==> flow/design.v <==
module tcp_parser (
    input  wire        clk,
    input  wire        rst,
    input  wire        ip_payload_valid,
    input  wire [7:0]  ip_payload_data,
    input  wire        ip_payload_start,    
    input  wire        ip_payload_end,      
    output wire [15:0] tcp_src_port,
    output wire [15:0] tcp_dst_port,
    output wire [31:0] tcp_seq_num,
    output wire [31:0] tcp_ack_num,
    output wire [3:0]  tcp_data_offset,
    output wire [7:0]  tcp_flags,
    output wire [15:0] tcp_window,
    output wire        tcp_flag_syn,
    output wire        tcp_flag_ack,
    output wire        tcp_flag_fin,
    output wire        tcp_flag_rst,
    output wire        tcp_flag_psh,
    output reg         tcp_payload_valid,
    output reg  [7:0]  tcp_payload_data,
    output reg         tcp_payload_start,
    output reg         tcp_payload_end,
    output reg         tcp_header_valid,
    output reg         tcp_parse_error
);
    localparam [2:0] IDLE         = 3'd0,
                     PARSE_HEADER = 3'd1,
                     SKIP_OPTIONS = 3'd2,
                     PAYLOAD      = 3'd3,
                     ERROR_STATE  = 3'd4;
    reg [2:0]  state;
    reg [5:0]  byte_cnt;
    reg [15:0] src_port_reg;
    reg [15:0] dst_port_reg;
    reg [31:0] seq_num_reg;
    reg [31:0] ack_num_reg;
    reg [3:0]  data_offset_reg;
    reg [7:0]  flags_reg;
    reg [15:0] window_reg;
    reg [5:0]  header_len;
    reg        header_done;
    reg        payload_active;
    always @(posedge clk) begin
        if (rst) begin
            state           <= IDLE;
            byte_cnt        <= 6'd0;
            src_port_reg    <= 16'd0;
            dst_port_reg    <= 16'd0;
            seq_num_reg     <= 32'd0;
            ack_num_reg     <= 32'd0;
            data_offset_reg <= 4'd0;
            flags_reg       <= 8'd0;
            window_reg      <= 16'd0;
            header_len      <= 6'd0;
            header_done     <= 1'b0;
            payload_active  <= 1'b0;
            tcp_header_valid  <= 1'b0;
            tcp_parse_error   <= 1'b0;
            tcp_payload_start <= 1'b0;
            tcp_payload_end   <= 1'b0;
            tcp_payload_valid <= 1'b0;
        end else begin
            tcp_header_valid  <= 1'b0;
            tcp_parse_error   <= 1'b0;
            tcp_payload_start <= 1'b0;
            tcp_payload_end   <= 1'b0;
            tcp_payload_valid <= 1'b0;
            case (state)
                IDLE: begin
                    header_done    <= 1'b0;
                    payload_active <= 1'b0;
                    if (ip_payload_start && ip_payload_valid) begin
                        src_port_reg[15:8] <= ip_payload_data;
                        byte_cnt <= 6'd1;
                        state <= PARSE_HEADER;
                    end
                end
                PARSE_HEADER: begin
                    if (ip_payload_valid) begin
                        case (byte_cnt)
                            6'd1:  src_port_reg[7:0]   <= ip_payload_data;
                            6'd2:  dst_port_reg[15:8]  <= ip_payload_data;
                            6'd3:  dst_port_reg[7:0]   <= ip_payload_data;
                            6'd4:  seq_num_reg[31:24]  <= ip_payload_data;
                            6'd5:  seq_num_reg[23:16]  <= ip_payload_data;
                            6'd6:  seq_num_reg[15:8]   <= ip_payload_data;
                            6'd7:  seq_num_reg[7:0]    <= ip_payload_data;
                            6'd8:  ack_num_reg[31:24]  <= ip_payload_data;
                            6'd9:  ack_num_reg[23:16]  <= ip_payload_data;
                            6'd10: ack_num_reg[15:8]   <= ip_payload_data;
                            6'd11: ack_num_reg[7:0]    <= ip_payload_data;
                            6'd12: begin
                                data_offset_reg <= ip_payload_data[7:4];
                                header_len <= {ip_payload_data[7:4], 2'b00};
                            end
                            6'd13: flags_reg          <= ip_payload_data;
                            6'd14: window_reg[15:8]   <= ip_payload_data;
                            6'd15: window_reg[7:0]    <= ip_payload_data;
                            6'd19: begin
                                if (header_len > 6'd20) begin
                                    state <= SKIP_OPTIONS;
                                end else begin
                                    header_done <= 1'b1;
                                    tcp_header_valid <= 1'b1;
                                    state <= PAYLOAD;
                                end
                            end
                            default: ;
                        endcase
                        byte_cnt <= byte_cnt + 6'd1;
                        if (ip_payload_end && byte_cnt < 6'd19) begin
                            tcp_parse_error <= 1'b1;
                            state <= ERROR_STATE;
                        end
                    end
                end
                SKIP_OPTIONS: begin
                    if (ip_payload_valid) begin
                        byte_cnt <= byte_cnt + 6'd1;
                        if (byte_cnt >= header_len - 6'd1) begin
                            header_done <= 1'b1;
                            tcp_header_valid <= 1'b1;
                            state <= PAYLOAD;
                        end
                        if (ip_payload_end && byte_cnt < header_len - 6'd1) begin
                            tcp_parse_error <= 1'b1;
                            state <= ERROR_STATE;
                        end
                    end
                end
                PAYLOAD: begin
                    if (ip_payload_valid) begin
                        tcp_payload_valid <= 1'b1;
                        tcp_payload_data <= ip_payload_data;
                        if (!payload_active) begin
                            tcp_payload_start <= 1'b1;
                            payload_active <= 1'b1;
                        end
                        if (ip_payload_end) begin
                            tcp_payload_end <= 1'b1;
                            payload_active <= 1'b0;
                            state <= IDLE;
                        end
                    end
                end
                ERROR_STATE: begin
                    if (ip_payload_end)
                        state <= IDLE;
                end
                default: state <= IDLE;
            endcase
            if (ip_payload_end && state != IDLE && state != PAYLOAD) begin
                tcp_parse_error <= 1'b1;
                state <= IDLE;
            end
        end
    end
    assign tcp_src_port    = src_port_reg;
    assign tcp_dst_port    = dst_port_reg;
    assign tcp_seq_num     = seq_num_reg;
    assign tcp_ack_num     = ack_num_reg;
    assign tcp_data_offset = data_offset_reg;
    assign tcp_flags       = flags_reg;
    assign tcp_window      = window_reg;
    assign tcp_flag_fin = flags_reg[0];
    assign tcp_flag_syn = flags_reg[1];
    assign tcp_flag_rst = flags_reg[2];
    assign tcp_flag_psh = flags_reg[3];
    assign tcp_flag_ack = flags_reg[4];
endmodule
module soupbintcp_handler (
    input  wire        clk,
    input  wire        rst,
    input  wire        tcp_payload_valid,
    input  wire [7:0]  tcp_payload_data,
    input  wire        tcp_payload_start,
    input  wire        tcp_payload_end,
    output reg         itch_msg_valid,
    output reg  [7:0]  itch_msg_data,
    output reg         itch_msg_start,
    output reg         itch_msg_end,
    output wire        session_active,
    output wire [63:0] session_sequence,
    output wire [7:0]  pkt_type,
    output reg         pkt_type_valid,
    output reg         pkt_heartbeat,
    output reg         pkt_login_accepted,
    output reg         pkt_login_rejected,
    output reg         pkt_end_session,
    output wire [31:0] seq_data_count,
    output wire [31:0] heartbeat_count,
    output reg         parse_error
);
    localparam [7:0] SOUP_DEBUG          = 8'h2B;   
    localparam [7:0] SOUP_LOGIN_ACCEPTED = 8'h41;   
    localparam [7:0] SOUP_HEARTBEAT      = 8'h48;   
    localparam [7:0] SOUP_LOGIN_REJECTED = 8'h4A;   
    localparam [7:0] SOUP_SEQ_DATA       = 8'h53;   
    localparam [7:0] SOUP_UNSEQ_DATA     = 8'h55;   
    localparam [7:0] SOUP_END_SESSION    = 8'h5A;   
    localparam [2:0] IDLE            = 3'd0,
                     READ_LENGTH_MSB = 3'd1,
                     READ_LENGTH_LSB = 3'd2,
                     READ_TYPE       = 3'd3,
                     READ_PAYLOAD    = 3'd4,
                     SKIP_PAYLOAD    = 3'd5,
                     ERROR_STATE     = 3'd6;
    reg [2:0]  state;
    reg [15:0] pkt_length;
    reg [7:0]  pkt_type_reg;
    reg [15:0] payload_cnt;
    reg [15:0] payload_len;      
    reg        session_active_reg;
    reg [63:0] session_seq_reg;
    reg [31:0] seq_data_cnt;
    reg [31:0] heartbeat_cnt;
    reg        is_seq_data;
    reg        first_payload;
    always @(posedge clk) begin
        if (rst) begin
            state              <= IDLE;
            pkt_length         <= 16'd0;
            pkt_type_reg       <= 8'd0;
            payload_cnt        <= 16'd0;
            payload_len        <= 16'd0;
            session_active_reg <= 1'b0;
            session_seq_reg    <= 64'd0;
            seq_data_cnt       <= 32'd0;
            heartbeat_cnt      <= 32'd0;
            is_seq_data        <= 1'b0;
            first_payload      <= 1'b0;
            itch_msg_valid     <= 1'b0;
            itch_msg_start     <= 1'b0;
            itch_msg_end       <= 1'b0;
            pkt_type_valid     <= 1'b0;
            pkt_heartbeat      <= 1'b0;
            pkt_login_accepted <= 1'b0;
            pkt_login_rejected <= 1'b0;
            pkt_end_session    <= 1'b0;
            parse_error        <= 1'b0;
        end else begin
            itch_msg_valid     <= 1'b0;
            itch_msg_start     <= 1'b0;
            itch_msg_end       <= 1'b0;
            pkt_type_valid     <= 1'b0;
            pkt_heartbeat      <= 1'b0;
            pkt_login_accepted <= 1'b0;
            pkt_login_rejected <= 1'b0;
            pkt_end_session    <= 1'b0;
            parse_error        <= 1'b0;
            case (state)
                IDLE: begin
                    is_seq_data   <= 1'b0;
                    first_payload <= 1'b0;
                    if (tcp_payload_start && tcp_payload_valid) begin
                        pkt_length[15:8] <= tcp_payload_data;
                        state <= READ_LENGTH_LSB;
                    end else if (tcp_payload_valid) begin
                        pkt_length[15:8] <= tcp_payload_data;
                        state <= READ_LENGTH_LSB;
                    end
                end
                READ_LENGTH_MSB: begin
                    if (tcp_payload_valid) begin
                        pkt_length[15:8] <= tcp_payload_data;
                        state <= READ_LENGTH_LSB;
                    end
                end
                READ_LENGTH_LSB: begin
                    if (tcp_payload_valid) begin
                        pkt_length[7:0] <= tcp_payload_data;
                        state <= READ_TYPE;
                    end
                end
                READ_TYPE: begin
                    if (tcp_payload_valid) begin
                        pkt_type_reg <= tcp_payload_data;
                        pkt_type_valid <= 1'b1;
                        payload_len <= pkt_length - 16'd1;
                        payload_cnt <= 16'd0;
                        case (tcp_payload_data)
                            SOUP_HEARTBEAT: begin
                                pkt_heartbeat <= 1'b1;
                                heartbeat_cnt <= heartbeat_cnt + 32'd1;
                                state <= IDLE;
                            end
                            SOUP_LOGIN_ACCEPTED: begin
                                pkt_login_accepted <= 1'b1;
                                session_active_reg <= 1'b1;
                                if (pkt_length > 16'd1) state <= SKIP_PAYLOAD;
                                else                    state <= IDLE;
                            end
                            SOUP_LOGIN_REJECTED: begin
                                pkt_login_rejected <= 1'b1;
                                session_active_reg <= 1'b0;
                                if (pkt_length > 16'd1) state <= SKIP_PAYLOAD;
                                else                    state <= IDLE;
                            end
                            SOUP_END_SESSION: begin
                                pkt_end_session <= 1'b1;
                                session_active_reg <= 1'b0;
                                state <= IDLE;
                            end
                            SOUP_SEQ_DATA: begin
                                is_seq_data <= 1'b1;
                                first_payload <= 1'b1;
                                seq_data_cnt <= seq_data_cnt + 32'd1;
                                session_seq_reg <= session_seq_reg + 64'd1;
                                if (pkt_length > 16'd1) state <= READ_PAYLOAD;
                                else                    state <= IDLE;
                            end
                            SOUP_UNSEQ_DATA: begin
                                if (pkt_length > 16'd1) state <= SKIP_PAYLOAD;
                                else                    state <= IDLE;
                            end
                            SOUP_DEBUG: begin
                                if (pkt_length > 16'd1) state <= SKIP_PAYLOAD;
                                else                    state <= IDLE;
                            end
                            default: begin
                                parse_error <= 1'b1;
                                if (pkt_length > 16'd1) state <= SKIP_PAYLOAD;
                                else                    state <= IDLE;
                            end
                        endcase
                    end
                end
                READ_PAYLOAD: begin
                    if (tcp_payload_valid) begin
                        itch_msg_valid <= 1'b1;
                        itch_msg_data <= tcp_payload_data;
                        if (first_payload) begin
                            itch_msg_start <= 1'b1;
                            first_payload <= 1'b0;
                        end
                        payload_cnt <= payload_cnt + 16'd1;
                        if (payload_cnt >= payload_len - 16'd1) begin
                            itch_msg_end <= 1'b1;
                            state <= IDLE;
                        end
                        if (tcp_payload_end) begin
                            if (payload_cnt < payload_len - 16'd1)
                                itch_msg_end <= 1'b1;
                            state <= IDLE;
                        end
                    end
                end
                SKIP_PAYLOAD: begin
                    if (tcp_payload_valid) begin
                        payload_cnt <= payload_cnt + 16'd1;
                        if (payload_cnt >= payload_len - 16'd1)
                            state <= IDLE;
                        if (tcp_payload_end)
                            state <= IDLE;
                    end
                end
                ERROR_STATE: begin
                    if (tcp_payload_end)
                        state <= IDLE;
                end
                default: state <= IDLE;
            endcase
            if (tcp_payload_end && state != IDLE) begin
                if (state == READ_PAYLOAD && is_seq_data)
                    itch_msg_end <= 1'b1;
                state <= IDLE;
            end
        end
    end
    assign session_active   = session_active_reg;
    assign session_sequence = session_seq_reg;
    assign pkt_type         = pkt_type_reg;
    assign seq_data_count   = seq_data_cnt;
    assign heartbeat_count  = heartbeat_cnt;
endmodule
module asx_itch_parser (
    input  wire        clk,
    input  wire        rst,
    input  wire        itch_msg_valid,
    input  wire [7:0]  itch_msg_data,
    input  wire        itch_msg_start,
    input  wire        itch_msg_end,
    output reg         msg_valid,
    output wire [7:0]  msg_type,
    output reg         msg_error,
    output wire [31:0] timestamp,
    output wire [63:0] order_id,
    output wire [31:0] orderbook_id,
    output wire        side,
    output reg         add_order_valid,
    output reg         add_order_start,
    output wire [63:0] quantity,
    output wire [31:0] price,
    output wire [15:0] order_attributes,
    output reg         order_executed_valid,
    output wire [63:0] exec_quantity,
    output wire [63:0] match_id,
    output wire [31:0] combo_group_id,
    output reg         order_cancel_valid,
    output wire [63:0] cancel_quantity,
    output reg         order_delete_valid,
    output reg         order_replace_valid,
    output wire [63:0] new_order_id,
    output wire [63:0] new_quantity,
    output wire [31:0] new_price,
    output reg         directory_valid,
    output wire [63:0] symbol,
    output wire [95:0] isin,
    output wire [7:0]  price_decimals,
    output wire [31:0] round_lot_size,
    output reg         system_event_valid,
    output wire [7:0]  event_code,
    output wire [31:0] total_messages,
    output wire [31:0] parse_errors
);
    localparam [2:0] IDLE        = 3'd0,
                     READ_TYPE   = 3'd1,
                     COUNT_BYTES = 3'd2,
                     COMPLETE    = 3'd3,
                     ERROR_STATE = 3'd4;
    localparam [7:0] ASX_MSG_TIMESTAMP         = 8'h54;   
    localparam [7:0] ASX_MSG_SYSTEM_EVENT      = 8'h53;   
    localparam [7:0] ASX_MSG_ORDER_BOOK_DIR    = 8'h52;   
    localparam [7:0] ASX_MSG_COMBINATION_LEG   = 8'h4D;   
    localparam [7:0] ASX_MSG_TICK_SIZE         = 8'h4C;   
    localparam [7:0] ASX_MSG_ORDER_BOOK_STATE  = 8'h4F;   
    localparam [7:0] ASX_MSG_ADD_ORDER         = 8'h41;   
    localparam [7:0] ASX_MSG_ADD_ORDER_ATTRIB  = 8'h46;   
    localparam [7:0] ASX_MSG_ORDER_EXECUTED    = 8'h45;   
    localparam [7:0] ASX_MSG_ORDER_EXEC_PRICE  = 8'h43;   
    localparam [7:0] ASX_MSG_ORDER_CANCEL      = 8'h58;   
    localparam [7:0] ASX_MSG_ORDER_DELETE      = 8'h44;   
    localparam [7:0] ASX_MSG_ORDER_REPLACE     = 8'h55;   
    localparam [7:0] ASX_MSG_TRADE             = 8'h50;   
    localparam [7:0] ASX_MSG_CROSS_TRADE       = 8'h51;   
    localparam [7:0] ASX_MSG_BROKEN_TRADE      = 8'h42;   
    function [7:0] get_asx_msg_length;
        input [7:0] t;
        begin
            case (t)
                ASX_MSG_TIMESTAMP:        get_asx_msg_length = 8'd5;
                ASX_MSG_SYSTEM_EVENT:     get_asx_msg_length = 8'd6;
                ASX_MSG_ORDER_BOOK_DIR:   get_asx_msg_length = 8'd57;
                ASX_MSG_COMBINATION_LEG:  get_asx_msg_length = 8'd21;
                ASX_MSG_TICK_SIZE:        get_asx_msg_length = 8'd22;
                ASX_MSG_ORDER_BOOK_STATE: get_asx_msg_length = 8'd10;
                ASX_MSG_ADD_ORDER:        get_asx_msg_length = 8'd39;
                ASX_MSG_ADD_ORDER_ATTRIB: get_asx_msg_length = 8'd40;
                ASX_MSG_ORDER_EXECUTED:   get_asx_msg_length = 8'd31;
                ASX_MSG_ORDER_EXEC_PRICE: get_asx_msg_length = 8'd40;
                ASX_MSG_ORDER_CANCEL:     get_asx_msg_length = 8'd19;
                ASX_MSG_ORDER_DELETE:     get_asx_msg_length = 8'd15;
                ASX_MSG_ORDER_REPLACE:    get_asx_msg_length = 8'd45;
                ASX_MSG_TRADE:            get_asx_msg_length = 8'd37;
                ASX_MSG_CROSS_TRADE:      get_asx_msg_length = 8'd41;
                ASX_MSG_BROKEN_TRADE:     get_asx_msg_length = 8'd15;
                default:                  get_asx_msg_length = 8'd0;
            endcase
        end
    endfunction
    reg [2:0]  state;
    reg [7:0]  current_msg_type;
    reg [7:0]  expected_length;
    reg [7:0]  byte_counter;
    reg [31:0] timestamp_reg;
    reg [63:0] order_id_reg;
    reg [31:0] orderbook_id_reg;
    reg        side_reg;
    reg [63:0] quantity_reg;
    reg [31:0] price_reg;
    reg [15:0] order_attributes_reg;
    reg [63:0] exec_quantity_reg;
    reg [7:0]  event_code_reg;
    reg [31:0] msg_counter;
    reg [31:0] error_counter;
    wire [7:0] new_len = get_asx_msg_length(itch_msg_data);
    wire [8:0] byte_counter_p1 = {1'b0, byte_counter} + 9'd1;
    wire       last_byte       = byte_counter_p1 >= {1'b0, expected_length};
    always @(posedge clk) begin
        if (rst) begin
            state                <= IDLE;
            current_msg_type     <= 8'd0;
            expected_length      <= 8'd0;
            byte_counter         <= 8'd0;
            msg_counter          <= 32'd0;
            error_counter        <= 32'd0;
            msg_valid            <= 1'b0;
            msg_error            <= 1'b0;
            add_order_valid      <= 1'b0;
            add_order_start      <= 1'b0;
            order_executed_valid <= 1'b0;
            order_cancel_valid   <= 1'b0;
            order_delete_valid   <= 1'b0;
            order_replace_valid  <= 1'b0;
            directory_valid      <= 1'b0;
            system_event_valid   <= 1'b0;
        end else begin
            msg_valid            <= 1'b0;
            msg_error            <= 1'b0;
            add_order_valid      <= 1'b0;
            add_order_start      <= 1'b0;
            order_executed_valid <= 1'b0;
            order_cancel_valid   <= 1'b0;
            order_delete_valid   <= 1'b0;
            order_replace_valid  <= 1'b0;
            directory_valid      <= 1'b0;
            system_event_valid   <= 1'b0;
            case (state)
                IDLE: begin
                    if (itch_msg_start && itch_msg_valid) begin
                        current_msg_type <= itch_msg_data;
                        expected_length  <= new_len;
                        byte_counter     <= 8'd1;
                        if (itch_msg_data == ASX_MSG_ADD_ORDER)
                            add_order_start <= 1'b1;
                        if (new_len == 8'd0)
                            state <= ERROR_STATE;
                        else
                            state <= COUNT_BYTES;
                    end
                end
                READ_TYPE: begin
                    state <= IDLE;
                end
                COUNT_BYTES: begin
                    if (itch_msg_valid) begin
                        if (current_msg_type == ASX_MSG_ADD_ORDER) begin
                            case (byte_counter)
                            8'd1: timestamp_reg[31:24] <= itch_msg_data;
                            8'd2: timestamp_reg[23:16] <= itch_msg_data;
                            8'd3: timestamp_reg[15:8] <= itch_msg_data;
                            8'd4: timestamp_reg[7:0] <= itch_msg_data;
                            8'd5: order_id_reg[63:56] <= itch_msg_data;
                            8'd6: order_id_reg[55:48] <= itch_msg_data;
                            8'd7: order_id_reg[47:40] <= itch_msg_data;
                            8'd8: order_id_reg[39:32] <= itch_msg_data;
                            8'd9: order_id_reg[31:24] <= itch_msg_data;
                            8'd10: order_id_reg[23:16] <= itch_msg_data;
                            8'd11: order_id_reg[15:8] <= itch_msg_data;
                            8'd12: order_id_reg[7:0] <= itch_msg_data;
                            8'd13: orderbook_id_reg[31:24] <= itch_msg_data;
                            8'd14: orderbook_id_reg[23:16] <= itch_msg_data;
                            8'd15: orderbook_id_reg[15:8] <= itch_msg_data;
                            8'd16: orderbook_id_reg[7:0] <= itch_msg_data;
                            8'd17: side_reg <= (itch_msg_data == 8'h42);
                            8'd18: quantity_reg[63:56] <= itch_msg_data;
                            8'd19: quantity_reg[55:48] <= itch_msg_data;
                            8'd20: quantity_reg[47:40] <= itch_msg_data;
                            8'd21: quantity_reg[39:32] <= itch_msg_data;
                            8'd22: quantity_reg[31:24] <= itch_msg_data;
                            8'd23: quantity_reg[23:16] <= itch_msg_data;
                            8'd24: quantity_reg[15:8] <= itch_msg_data;
                            8'd25: quantity_reg[7:0] <= itch_msg_data;
                            8'd26: price_reg[31:24] <= itch_msg_data;
                            8'd27: price_reg[23:16] <= itch_msg_data;
                            8'd28: price_reg[15:8] <= itch_msg_data;
                            8'd29: price_reg[7:0] <= itch_msg_data;
                            8'd30: order_attributes_reg[15:8] <= itch_msg_data;
                            8'd31: order_attributes_reg[7:0] <= itch_msg_data;
                            default: ;
                            endcase
                        end else if (current_msg_type == ASX_MSG_ORDER_EXECUTED) begin
                            case (byte_counter)
                            8'd1: timestamp_reg[31:24] <= itch_msg_data;
                            8'd2: timestamp_reg[23:16] <= itch_msg_data;
                            8'd3: timestamp_reg[15:8] <= itch_msg_data;
                            8'd4: timestamp_reg[7:0] <= itch_msg_data;
                            8'd5: order_id_reg[63:56] <= itch_msg_data;
                            8'd6: order_id_reg[55:48] <= itch_msg_data;
                            8'd7: order_id_reg[47:40] <= itch_msg_data;
                            8'd8: order_id_reg[39:32] <= itch_msg_data;
                            8'd9: order_id_reg[31:24] <= itch_msg_data;
                            8'd10: order_id_reg[23:16] <= itch_msg_data;
                            8'd11: order_id_reg[15:8] <= itch_msg_data;
                            8'd12: order_id_reg[7:0] <= itch_msg_data;
                            8'd13: orderbook_id_reg[31:24] <= itch_msg_data;
                            8'd14: orderbook_id_reg[23:16] <= itch_msg_data;
                            8'd15: orderbook_id_reg[15:8] <= itch_msg_data;
                            8'd16: orderbook_id_reg[7:0] <= itch_msg_data;
                            8'd17: side_reg <= (itch_msg_data == 8'h42);
                            8'd18: exec_quantity_reg[63:56] <= itch_msg_data;
                            8'd19: exec_quantity_reg[55:48] <= itch_msg_data;
                            8'd20: exec_quantity_reg[47:40] <= itch_msg_data;
                            8'd21: exec_quantity_reg[39:32] <= itch_msg_data;
                            8'd22: exec_quantity_reg[31:24] <= itch_msg_data;
                            8'd23: exec_quantity_reg[23:16] <= itch_msg_data;
                            8'd24: exec_quantity_reg[15:8] <= itch_msg_data;
                            8'd25: exec_quantity_reg[7:0] <= itch_msg_data;
                            default: ;
                            endcase
                        end else if (current_msg_type == ASX_MSG_ORDER_DELETE) begin
                            case (byte_counter)
                            8'd1: timestamp_reg[31:24] <= itch_msg_data;
                            8'd2: timestamp_reg[23:16] <= itch_msg_data;
                            8'd3: timestamp_reg[15:8] <= itch_msg_data;
                            8'd4: timestamp_reg[7:0] <= itch_msg_data;
                            8'd5: order_id_reg[63:56] <= itch_msg_data;
                            8'd6: order_id_reg[55:48] <= itch_msg_data;
                            8'd7: order_id_reg[47:40] <= itch_msg_data;
                            8'd8: order_id_reg[39:32] <= itch_msg_data;
                            8'd9: order_id_reg[31:24] <= itch_msg_data;
                            8'd10: order_id_reg[23:16] <= itch_msg_data;
                            8'd11: order_id_reg[15:8] <= itch_msg_data;
                            8'd12: order_id_reg[7:0] <= itch_msg_data;
                            8'd13: orderbook_id_reg[31:24] <= itch_msg_data;
                            8'd14: orderbook_id_reg[23:16] <= itch_msg_data;
                            default: ;
                            endcase
                        end else if (current_msg_type == ASX_MSG_SYSTEM_EVENT) begin
                            case (byte_counter)
                            8'd1: timestamp_reg[31:24] <= itch_msg_data;
                            8'd2: timestamp_reg[23:16] <= itch_msg_data;
                            8'd3: timestamp_reg[15:8] <= itch_msg_data;
                            8'd4: timestamp_reg[7:0] <= itch_msg_data;
                            8'd5: event_code_reg <= itch_msg_data;
                            default: ;
                            endcase
                        end
                        if (last_byte)
                            state <= COMPLETE;
                        byte_counter <= byte_counter + 8'd1;
                        if (itch_msg_end) begin
                            if (!last_byte)
                                state <= ERROR_STATE;
                            else
                                state <= COMPLETE;
                        end
                    end
                end
                COMPLETE: begin
                    msg_counter <= msg_counter + 32'd1;
                    msg_valid <= 1'b1;
                    case (current_msg_type)
                        ASX_MSG_ADD_ORDER:      add_order_valid <= 1'b1;
                        ASX_MSG_ORDER_EXECUTED: order_executed_valid <= 1'b1;
                        ASX_MSG_ORDER_CANCEL:   order_cancel_valid <= 1'b1;
                        ASX_MSG_ORDER_DELETE:   order_delete_valid <= 1'b1;
                        ASX_MSG_ORDER_REPLACE:  order_replace_valid <= 1'b1;
                        ASX_MSG_ORDER_BOOK_DIR: directory_valid <= 1'b1;
                        ASX_MSG_SYSTEM_EVENT:   system_event_valid <= 1'b1;
                        default: ;
                    endcase
                    state <= IDLE;
                end
                ERROR_STATE: begin
                    msg_error <= 1'b1;
                    error_counter <= error_counter + 32'd1;
                    state <= IDLE;
                end
                default: state <= IDLE;
            endcase
        end
    end
    assign msg_type         = current_msg_type;
    assign timestamp        = timestamp_reg;
    assign order_id         = order_id_reg;
    assign orderbook_id     = orderbook_id_reg;
    assign side             = side_reg;
    assign quantity         = quantity_reg;
    assign price            = price_reg;
    assign order_attributes = order_attributes_reg;
    assign exec_quantity    = exec_quantity_reg;
    assign match_id         = 64'd0;
    assign combo_group_id   = 32'd0;
    assign cancel_quantity  = 64'd0;
    assign new_order_id     = 64'd0;
    assign new_quantity     = 64'd0;
    assign new_price        = 32'd0;
    assign symbol           = 64'd0;
    assign isin             = 96'd0;
    assign price_decimals   = 8'd0;
    assign round_lot_size   = 32'd0;
    assign event_code       = event_code_reg;
    assign total_messages   = msg_counter;
    assign parse_errors     = error_counter;
endmodule
module asx_soupbintcp_itch (
    input  wire        clk,
    input  wire        rst,
    input  wire        ip_payload_valid,
    input  wire [7:0]  ip_payload_data,
    input  wire        ip_payload_start,
    input  wire        ip_payload_end,
    output wire [15:0] tcp_src_port,
    output wire [15:0] tcp_dst_port,
    output wire [31:0] tcp_seq_num,
    output wire [31:0] tcp_ack_num,
    output wire [3:0] tcp_data_offset,
    output wire [7:0] tcp_flags,
    output wire [15:0] tcp_window,
    output wire tcp_flag_syn,
    output wire tcp_flag_ack,
    output wire tcp_flag_fin,
    output wire tcp_flag_rst,
    output wire tcp_flag_psh,
    output wire tcp_header_valid,
    output wire tcp_parse_error,
    output wire session_active,
    output wire [63:0] session_sequence,
    output wire [7:0] pkt_type,
    output wire pkt_type_valid,
    output wire pkt_heartbeat,
    output wire pkt_login_accepted,
    output wire pkt_login_rejected,
    output wire pkt_end_session,
    output wire [31:0] seq_data_count,
    output wire [31:0] heartbeat_count,
    output wire parse_error,
    output wire msg_valid,
    output wire [7:0] msg_type,
    output wire msg_error,
    output wire [31:0] timestamp,
    output wire [63:0] order_id,
    output wire [31:0] orderbook_id,
    output wire side,
    output wire add_order_valid,
    output wire add_order_start,
    output wire [63:0] quantity,
    output wire [31:0] price,
    output wire [15:0] order_attributes,
    output wire order_executed_valid,
    output wire [63:0] exec_quantity,
    output wire order_cancel_valid,
    output wire order_delete_valid,
    output wire order_replace_valid,
    output wire directory_valid,
    output wire system_event_valid,
    output wire [7:0] event_code,
    output wire [31:0] total_messages,
    output wire [31:0] parse_errors
);
    wire       tcp_payload_valid;
    wire [7:0] tcp_payload_data;
    wire       tcp_payload_start;
    wire       tcp_payload_end;
    wire       itch_tcp_valid;
    wire [7:0] itch_tcp_data;
    wire       itch_tcp_start;
    wire       itch_tcp_end;
    wire [63:0] unused_match_id;
    wire [31:0] unused_combo_group_id;
    wire [63:0] unused_cancel_quantity;
    wire [63:0] unused_new_order_id;
    wire [63:0] unused_new_quantity;
    wire [31:0] unused_new_price;
    wire [63:0] unused_symbol;
    wire [95:0] unused_isin;
    wire [7:0] unused_price_decimals;
    wire [31:0] unused_round_lot_size;
    tcp_parser tcp_parser_inst (
        .clk               (clk),
        .rst               (rst),
        .ip_payload_valid  (ip_payload_valid),
        .ip_payload_data   (ip_payload_data),
        .ip_payload_start  (ip_payload_start),
        .ip_payload_end    (ip_payload_end),
        .tcp_src_port      (tcp_src_port),
        .tcp_dst_port      (tcp_dst_port),
        .tcp_seq_num       (tcp_seq_num),
        .tcp_ack_num       (tcp_ack_num),
        .tcp_data_offset   (tcp_data_offset),
        .tcp_flags         (tcp_flags),
        .tcp_window        (tcp_window),
        .tcp_flag_syn      (tcp_flag_syn),
        .tcp_flag_ack      (tcp_flag_ack),
        .tcp_flag_fin      (tcp_flag_fin),
        .tcp_flag_rst      (tcp_flag_rst),
        .tcp_flag_psh      (tcp_flag_psh),
        .tcp_header_valid  (tcp_header_valid),
        .tcp_parse_error   (tcp_parse_error),
        .tcp_payload_valid (tcp_payload_valid),
        .tcp_payload_data  (tcp_payload_data),
        .tcp_payload_start (tcp_payload_start),
        .tcp_payload_end   (tcp_payload_end)
    );
    soupbintcp_handler soupbintcp_inst (
        .clk                (clk),
        .rst                (rst),
        .tcp_payload_valid  (tcp_payload_valid),
        .tcp_payload_data   (tcp_payload_data),
        .tcp_payload_start  (tcp_payload_start),
        .tcp_payload_end    (tcp_payload_end),
        .itch_msg_valid     (itch_tcp_valid),
        .itch_msg_data      (itch_tcp_data),
        .itch_msg_start     (itch_tcp_start),
        .itch_msg_end       (itch_tcp_end),
        .session_active     (session_active),
        .session_sequence   (session_sequence),
        .pkt_type           (pkt_type),
        .pkt_type_valid     (pkt_type_valid),
        .pkt_heartbeat      (pkt_heartbeat),
        .pkt_login_accepted (pkt_login_accepted),
        .pkt_login_rejected (pkt_login_rejected),
        .pkt_end_session    (pkt_end_session),
        .seq_data_count     (seq_data_count),
        .heartbeat_count    (heartbeat_count),
        .parse_error        (parse_error)
    );
    asx_itch_parser asx_itch_inst (
        .clk                  (clk),
        .rst                  (rst),
        .itch_msg_valid       (itch_tcp_valid),
        .itch_msg_data        (itch_tcp_data),
        .itch_msg_start       (itch_tcp_start),
        .itch_msg_end         (itch_tcp_end),
        .msg_valid            (msg_valid),
        .msg_type             (msg_type),
        .msg_error            (msg_error),
        .timestamp            (timestamp),
        .order_id             (order_id),
        .orderbook_id         (orderbook_id),
        .side                 (side),
        .add_order_valid      (add_order_valid),
        .add_order_start      (add_order_start),
        .quantity             (quantity),
        .price                (price),
        .order_attributes     (order_attributes),
        .order_executed_valid (order_executed_valid),
        .exec_quantity        (exec_quantity),
        .order_cancel_valid   (order_cancel_valid),
        .order_delete_valid   (order_delete_valid),
        .order_replace_valid  (order_replace_valid),
        .directory_valid      (directory_valid),
        .system_event_valid   (system_event_valid),
        .event_code           (event_code),
        .total_messages       (total_messages),
        .parse_errors         (parse_errors),
        .match_id             (unused_match_id),
        .combo_group_id       (unused_combo_group_id),
        .cancel_quantity      (unused_cancel_quantity),
        .new_order_id         (unused_new_order_id),
        .new_quantity         (unused_new_quantity),
        .new_price            (unused_new_price),
        .symbol               (unused_symbol),
        .isin                 (unused_isin),
        .price_decimals       (unused_price_decimals),
        .round_lot_size       (unused_round_lot_size)
    );
endmodule
# ---- Reports on asx_soupbintcp_itch
# Tool output for the design above, in the order of the flow.
# Lines are those of the file above, counted from 1.
# Operators: Yosys type, input widths -> output width; for muxes data width and select width s.
# Library cell names are shortened.
# Not given: n/a
dict set report design {
  top {asx_soupbintcp_itch}
  clock {clk}
  lib {sky130hd}
  lib_corner {tt_025C_1v80}
}

# ---- Word-level counts
# Source: Yosys, flattened and elaborated, memories not mapped. Widths are those after wreduce. Registers that Yosys merges into a memory's read port (data or address) are not register bits. Print and check cells do not count.
dict set report word_totals {
  regBits 768
  input_bits 13
  out_inout_bits 669
  elab_cells 505
}
dict set report op_classes {
  addsub 12
  n_cmp 8
  equal 108
  mux 160
  n_logic 12
  reduce_logical 102
}
# op count
set op_table {}
lappend op_table {{$mux 8} 70}
lappend op_table {{$eq 8x7->1 const B} 29}
lappend op_table {{$add 32x1->32 const B} 4}
lappend op_table {{$eq 8x5->1 const B} 16}
lappend op_table {{$pmux 6 s14} 1}
lappend op_table {{$reduce_and 3->1} 25}
lappend op_table {{$reduce_and 5->1} 15}
lappend op_table {{$mux 3} 25}
lappend op_table {{$add 64x1->64 const B} 1}
lappend op_table {{$eq 8x4->1 const B} 8}
lappend op_table {{$reduce_and 6->1} 9}
lappend op_table {{$eq 6x4->1 const B} 8}
lappend op_table {{$mux 1} 46}
lappend op_table {{$sub 16x1->16 const B} 2}
lappend op_table {{$eq 8x3->1 const B} 4}
lappend op_table {{$pmux 16 s2} 1}
lappend op_table {{$pmux 8 s2} 2}
lappend op_table {{$mux 16} 2}
lappend op_table {{$reduce_or 2->1} 12}
lappend op_table {{$eq 6x3->1 const B} 4}
lappend op_table {{$ne 2x2->1 const B} 9}
lappend op_table {{$eq 3x2->1 const B} 6}
lappend op_table {{$reduce_bool 3->1} 6}
lappend op_table {{$pmux 3 s6} 1}
lappend op_table {{$add 16x1->16 const B} 1}
lappend op_table {{$gt 16x1->1 const B} 1}
lappend op_table {{$ge 16x16->1} 1}
lappend op_table {{$lt 16x16->1} 1}
# Not listed: further kinds 37, cells in them 92.

# ---- Longest topological paths
# Yosys ltp: most cells in a row. Word level: on the elaborated netlist, between registers, memories and ports. Mapped: between sequential cells and ports; inverters and the memories' decode and read muxes count.
dict set report depth {
  depth_word 9
  abc_area 0
  mapped_depth 13
}

# ---- Mapped cells and area
# Source: synth_stat.txt of the flow (Yosys; design flattened, memories mapped). It holds for the ABC_AREA given above (unset counts as 0); a run with the other value may have another netlist.
# The area totals of this step are shown rounded.
# cell_type count type_area_um2
set by_type {}
lappend by_type {edfxtp_1 329 9.88E+03}
lappend by_type {dfxtp_1 436 8.73E+03}
lappend by_type {nor2_1 350 1313.76}
lappend by_type {nand2_1 286 1073.53}
lappend by_type {xnor2_1 115 1.01E+03}
lappend by_type {a21oi_1 178 890.854}
lappend by_type {nand3_1 154 770.739}
lappend by_type {xor2_1 81 709.43}
lappend by_type {mux2i_1 57 570.547}
lappend by_type {ha_1 45 563.04}
lappend by_type {clkbuf_1 124 465.446}
lappend by_type {nor3_1 80 400.384}
lappend by_type {nand4_1 61 381.616}
lappend by_type {o21ai_0 61 305.293}
lappend by_type {nor4_1 42 262.752}
lappend by_type {or3_1 41 256.496}
lappend by_type {inv_1 68 255.245}
lappend by_type {and3_1 31 193.936}
# Other cell types: 51; their cells: 212.
dict set report mapped {
  cell_count 2751
  area_mm2 0.03
  seqArea_mm2 0.019
  ff_cells 765
}
# The figures by module come from a second, unflattened synthesis with its own total; it is not the netlist above.
dict set report unflattened {
  hier_cells 3373
  area_unflattened_mm2 0.035
}
# Rows give one instance, submodules left out.
# mod instances cells area_mm2 seq_area_mm2
set modules {}
lappend modules {asx_itch_parser 1 1481 0.018 0.011}
lappend modules {soupbintcp_handler 1 1225 0.01 0.0042}
lappend modules {tcp_parser 1 667 0.0058 0.003}
lappend modules {asx_soupbintcp_itch 1 0 0 0}

# ---- Timing after synthesis
# Path of least setup slack by OpenSTA after synthesis, without wires, with an ideal clock, recovery checks aside; 20% of the period is set as input and as output delay. Where synthesis merged equal registers, the netlist keeps one of their names.
dict set report synth_timing {
  path_kind {in2reg}
  startpoint {input rst}
  endpoint {register asx_itch_inst.price_reg[24]}
  period_ps 5000
  setup_ps 370
  t_arrival_ps 2503
  path_slack_ps 2127
  path_delay_ps 1873
  path_stages 6
  synth_period_reached_ps 2873
}
# "path_delay_ps" is the arrival time less input delay plus setup time.
# "path_stages": output pins that drive a net of the path, with the launching flip-flop's if there is one; two outputs of one cell count as two.
# "synth_period_reached_ps" is the clock period less the worst setup slack; recovery checks do not enter. This is arithmetic on one report: input and output delays are still those of the set period (20% each).
# Between the ends stands the longest chain of elaborated cells between them, by number of cells; it is not shown to be the way that was timed. Of several equally long chains one is given.
# Each line given opens the expression or statement behind the cell; cells for indexed reads and writes are added by Yosys, which also makes memories of some case tables.
dict set report synth_between {
  path_cell_list {nand2b_1 -> nor4_1 -> nand2_1 -> or3_1 -> clkbuf_1 -> nor2_1}
  elab_chain_cells 2
}
# element line_no
set synth_rtl {}
lappend synth_rtl {{start, declared} 680} ;# input  wire        rst,
lappend synth_rtl {{$not 1->1} n/a}
lappend synth_rtl {{$reduce_and 5->1} n/a}
lappend synth_rtl {{end, assigned} 555} ;# 8'd26: price_reg[31:24] <= itch_msg_data;
lappend synth_rtl {{end, declared} 471} ;# reg [31:0] price_reg;

# ---- Path in the finished layout
# From the final timing report of record 1: the path of least setup slack in the routed layout; clock arrival at registers is part of the times.
# The report prints the path's times to 10 ps; the period is as set.
dict set report layout_timing {
  path_kind {reg2reg}
  startpoint {register tcp_parser_inst.tcp_payload_data[7]}
  endpoint {register soupbintcp_inst.session_seq_reg[49]}
  period_ps 3630
  setup_ps 90
  t_arrival_ps 3870
  path_slack_ps 300
  path_stages 7
}
# Between the ends stands the longest chain of elaborated cells between them, by number of cells; it is not shown to be the way that was timed. Of several equally long chains one is given.
dict set report layout_between {
  path_cell_list {edfxtp_1 -> or3b_1 -> nor4_4 -> nand2_1 -> or4_1 -> or4_1 -> a21oi_1}
  elab_chain_cells 2
}
# element line_no
set layout_rtl {}
lappend layout_rtl {{start, declared} 21} ;# output reg  [7:0]  tcp_payload_data,
lappend layout_rtl {{start, assigned} 135} ;# tcp_payload_data <= ip_payload_data;
lappend layout_rtl {{$eq 8x7->1} 282} ;# case (tcp_payload_data)
lappend layout_rtl {{$reduce_and 3->1} n/a}
lappend layout_rtl {{end, assigned} 228} ;# session_seq_reg    <= 64'd0;
lappend layout_rtl {{end, assigned} 309} ;# session_seq_reg <= session_seq_reg + 64'd1;
lappend layout_rtl {{end, declared} 215} ;# reg [63:0] session_seq_reg;

# Module asx_soupbintcp_itch, platform sky130hd: 5 stored runs of the flow (Yosys, OpenROAD) with differing settings, in no particular order. Input and output delays are each 20% of the period that was set; the output load is 0.01 pF.
# By "period_less_ws_ps" is meant the clock period of the run minus its worst setup slack. This is arithmetic on one report: input and output delays are still those of the set period (20% each).
# By "timing.worst_path_ps" is meant the share of the clock period that the worst setup path is allowed (20% is reserved at inputs, 20% at outputs), minus its slack. Clock arrival times at its registers enter into it.
# "fin_power_mw" is the tool's figure for a default switching activity; nothing was simulated.
# "timing.worst_path_ps" is known to 10 ps.
# Values from the reports are rounded here.
run="record 1" settings CORE_UTILIZATION=40 period_ns=3.63 CAP_MARGIN=20 CORE_MARGIN=2 SLEW_MARGIN=20
run="record 1" results stdcell_area_mm2=0.041 timing.setup.tns_ps=0 fin_power_mw=18 die_area_mm2=0.076 util_pct=55 timing.worst_path_ps=3330 worst_setup_path_type="reg2reg" final_setup_ws_ps=300 period_less_ws_ps=3328 synthesis_area_mm2=0.03 fin_hold_ws_ps=460
run="record 2" settings ABC_AREA=1 CELL_PAD_IN_SITES_DETAIL_PLACEMENT=1 CELL_PAD_IN_SITES_GLOBAL_PLACEMENT=3 CORE_ASPECT_RATIO=1.76 CORE_UTILIZATION=40 CTS_CLUSTER_DIAMETER=120 GPL_ROUTABILITY_DRIVEN=0 GPL_TIMING_DRIVEN=0 PLACE_DENSITY_LB_ADDON=0.21 SETUP_SLACK_MARGIN=1.32 period_ns=5.0 CAP_MARGIN=20 CORE_MARGIN=2 SLEW_MARGIN=20
run="record 2" outcome="unfinished; error FLW-0024 in placement"
run="record 3" settings CORE_UTILIZATION=40 SETUP_SLACK_MARGIN=1.06 period_ns=3.63 CAP_MARGIN=20 CORE_MARGIN=2 SLEW_MARGIN=20
run="record 3" results stdcell_area_mm2=0.041 timing.setup.tns_ps=0 fin_power_mw=18 die_area_mm2=0.076 util_pct=57 timing.worst_path_ps=2890 worst_setup_path_type="reg2reg" final_setup_ws_ps=740 period_less_ws_ps=2887 synthesis_area_mm2=0.03 fin_hold_ws_ps=310
run="record 4" settings CORE_ASPECT_RATIO=1.54 CORE_MARGIN=5 CORE_UTILIZATION=48 GPL_TIMING_DRIVEN=1 PLACE_DENSITY_LB_ADDON=0.18 SLEW_MARGIN=40 period_ns=3.36 CAP_MARGIN=20
run="record 4" results stdcell_area_mm2=0.04 timing.setup.tns_ps=0 fin_power_mw=18 die_area_mm2=0.067 util_pct=65 timing.worst_path_ps=3080 worst_setup_path_type="reg2reg" final_setup_ws_ps=280 period_less_ws_ps=3081 synthesis_area_mm2=0.03 fin_hold_ws_ps=450
run="record 5" settings ABC_AREA=0 CELL_PAD_IN_SITES_DETAIL_PLACEMENT=1 CORE_ASPECT_RATIO=1.54 CORE_MARGIN=3 CORE_UTILIZATION=51 CTS_CLUSTER_DIAMETER=400 GPL_ROUTABILITY_DRIVEN=0 GPL_TIMING_DRIVEN=1 HOLD_SLACK_MARGIN=0.12 MAX_ROUTING_LAYER="met4" MIN_ROUTING_LAYER="met2" SLEW_MARGIN=25 TNS_END_PERCENT=60 period_ns=2.94 CAP_MARGIN=20
run="record 5" results stdcell_area_mm2=0.041 timing.setup.tns_ps=-320 fin_power_mw=22 die_area_mm2=0.061 util_pct=71 timing.worst_path_ps=3080 worst_setup_path_type="reg2reg" final_setup_ws_ps=-140 period_less_ws_ps=3081 synthesis_area_mm2=0.03 fin_hold_ws_ps=370
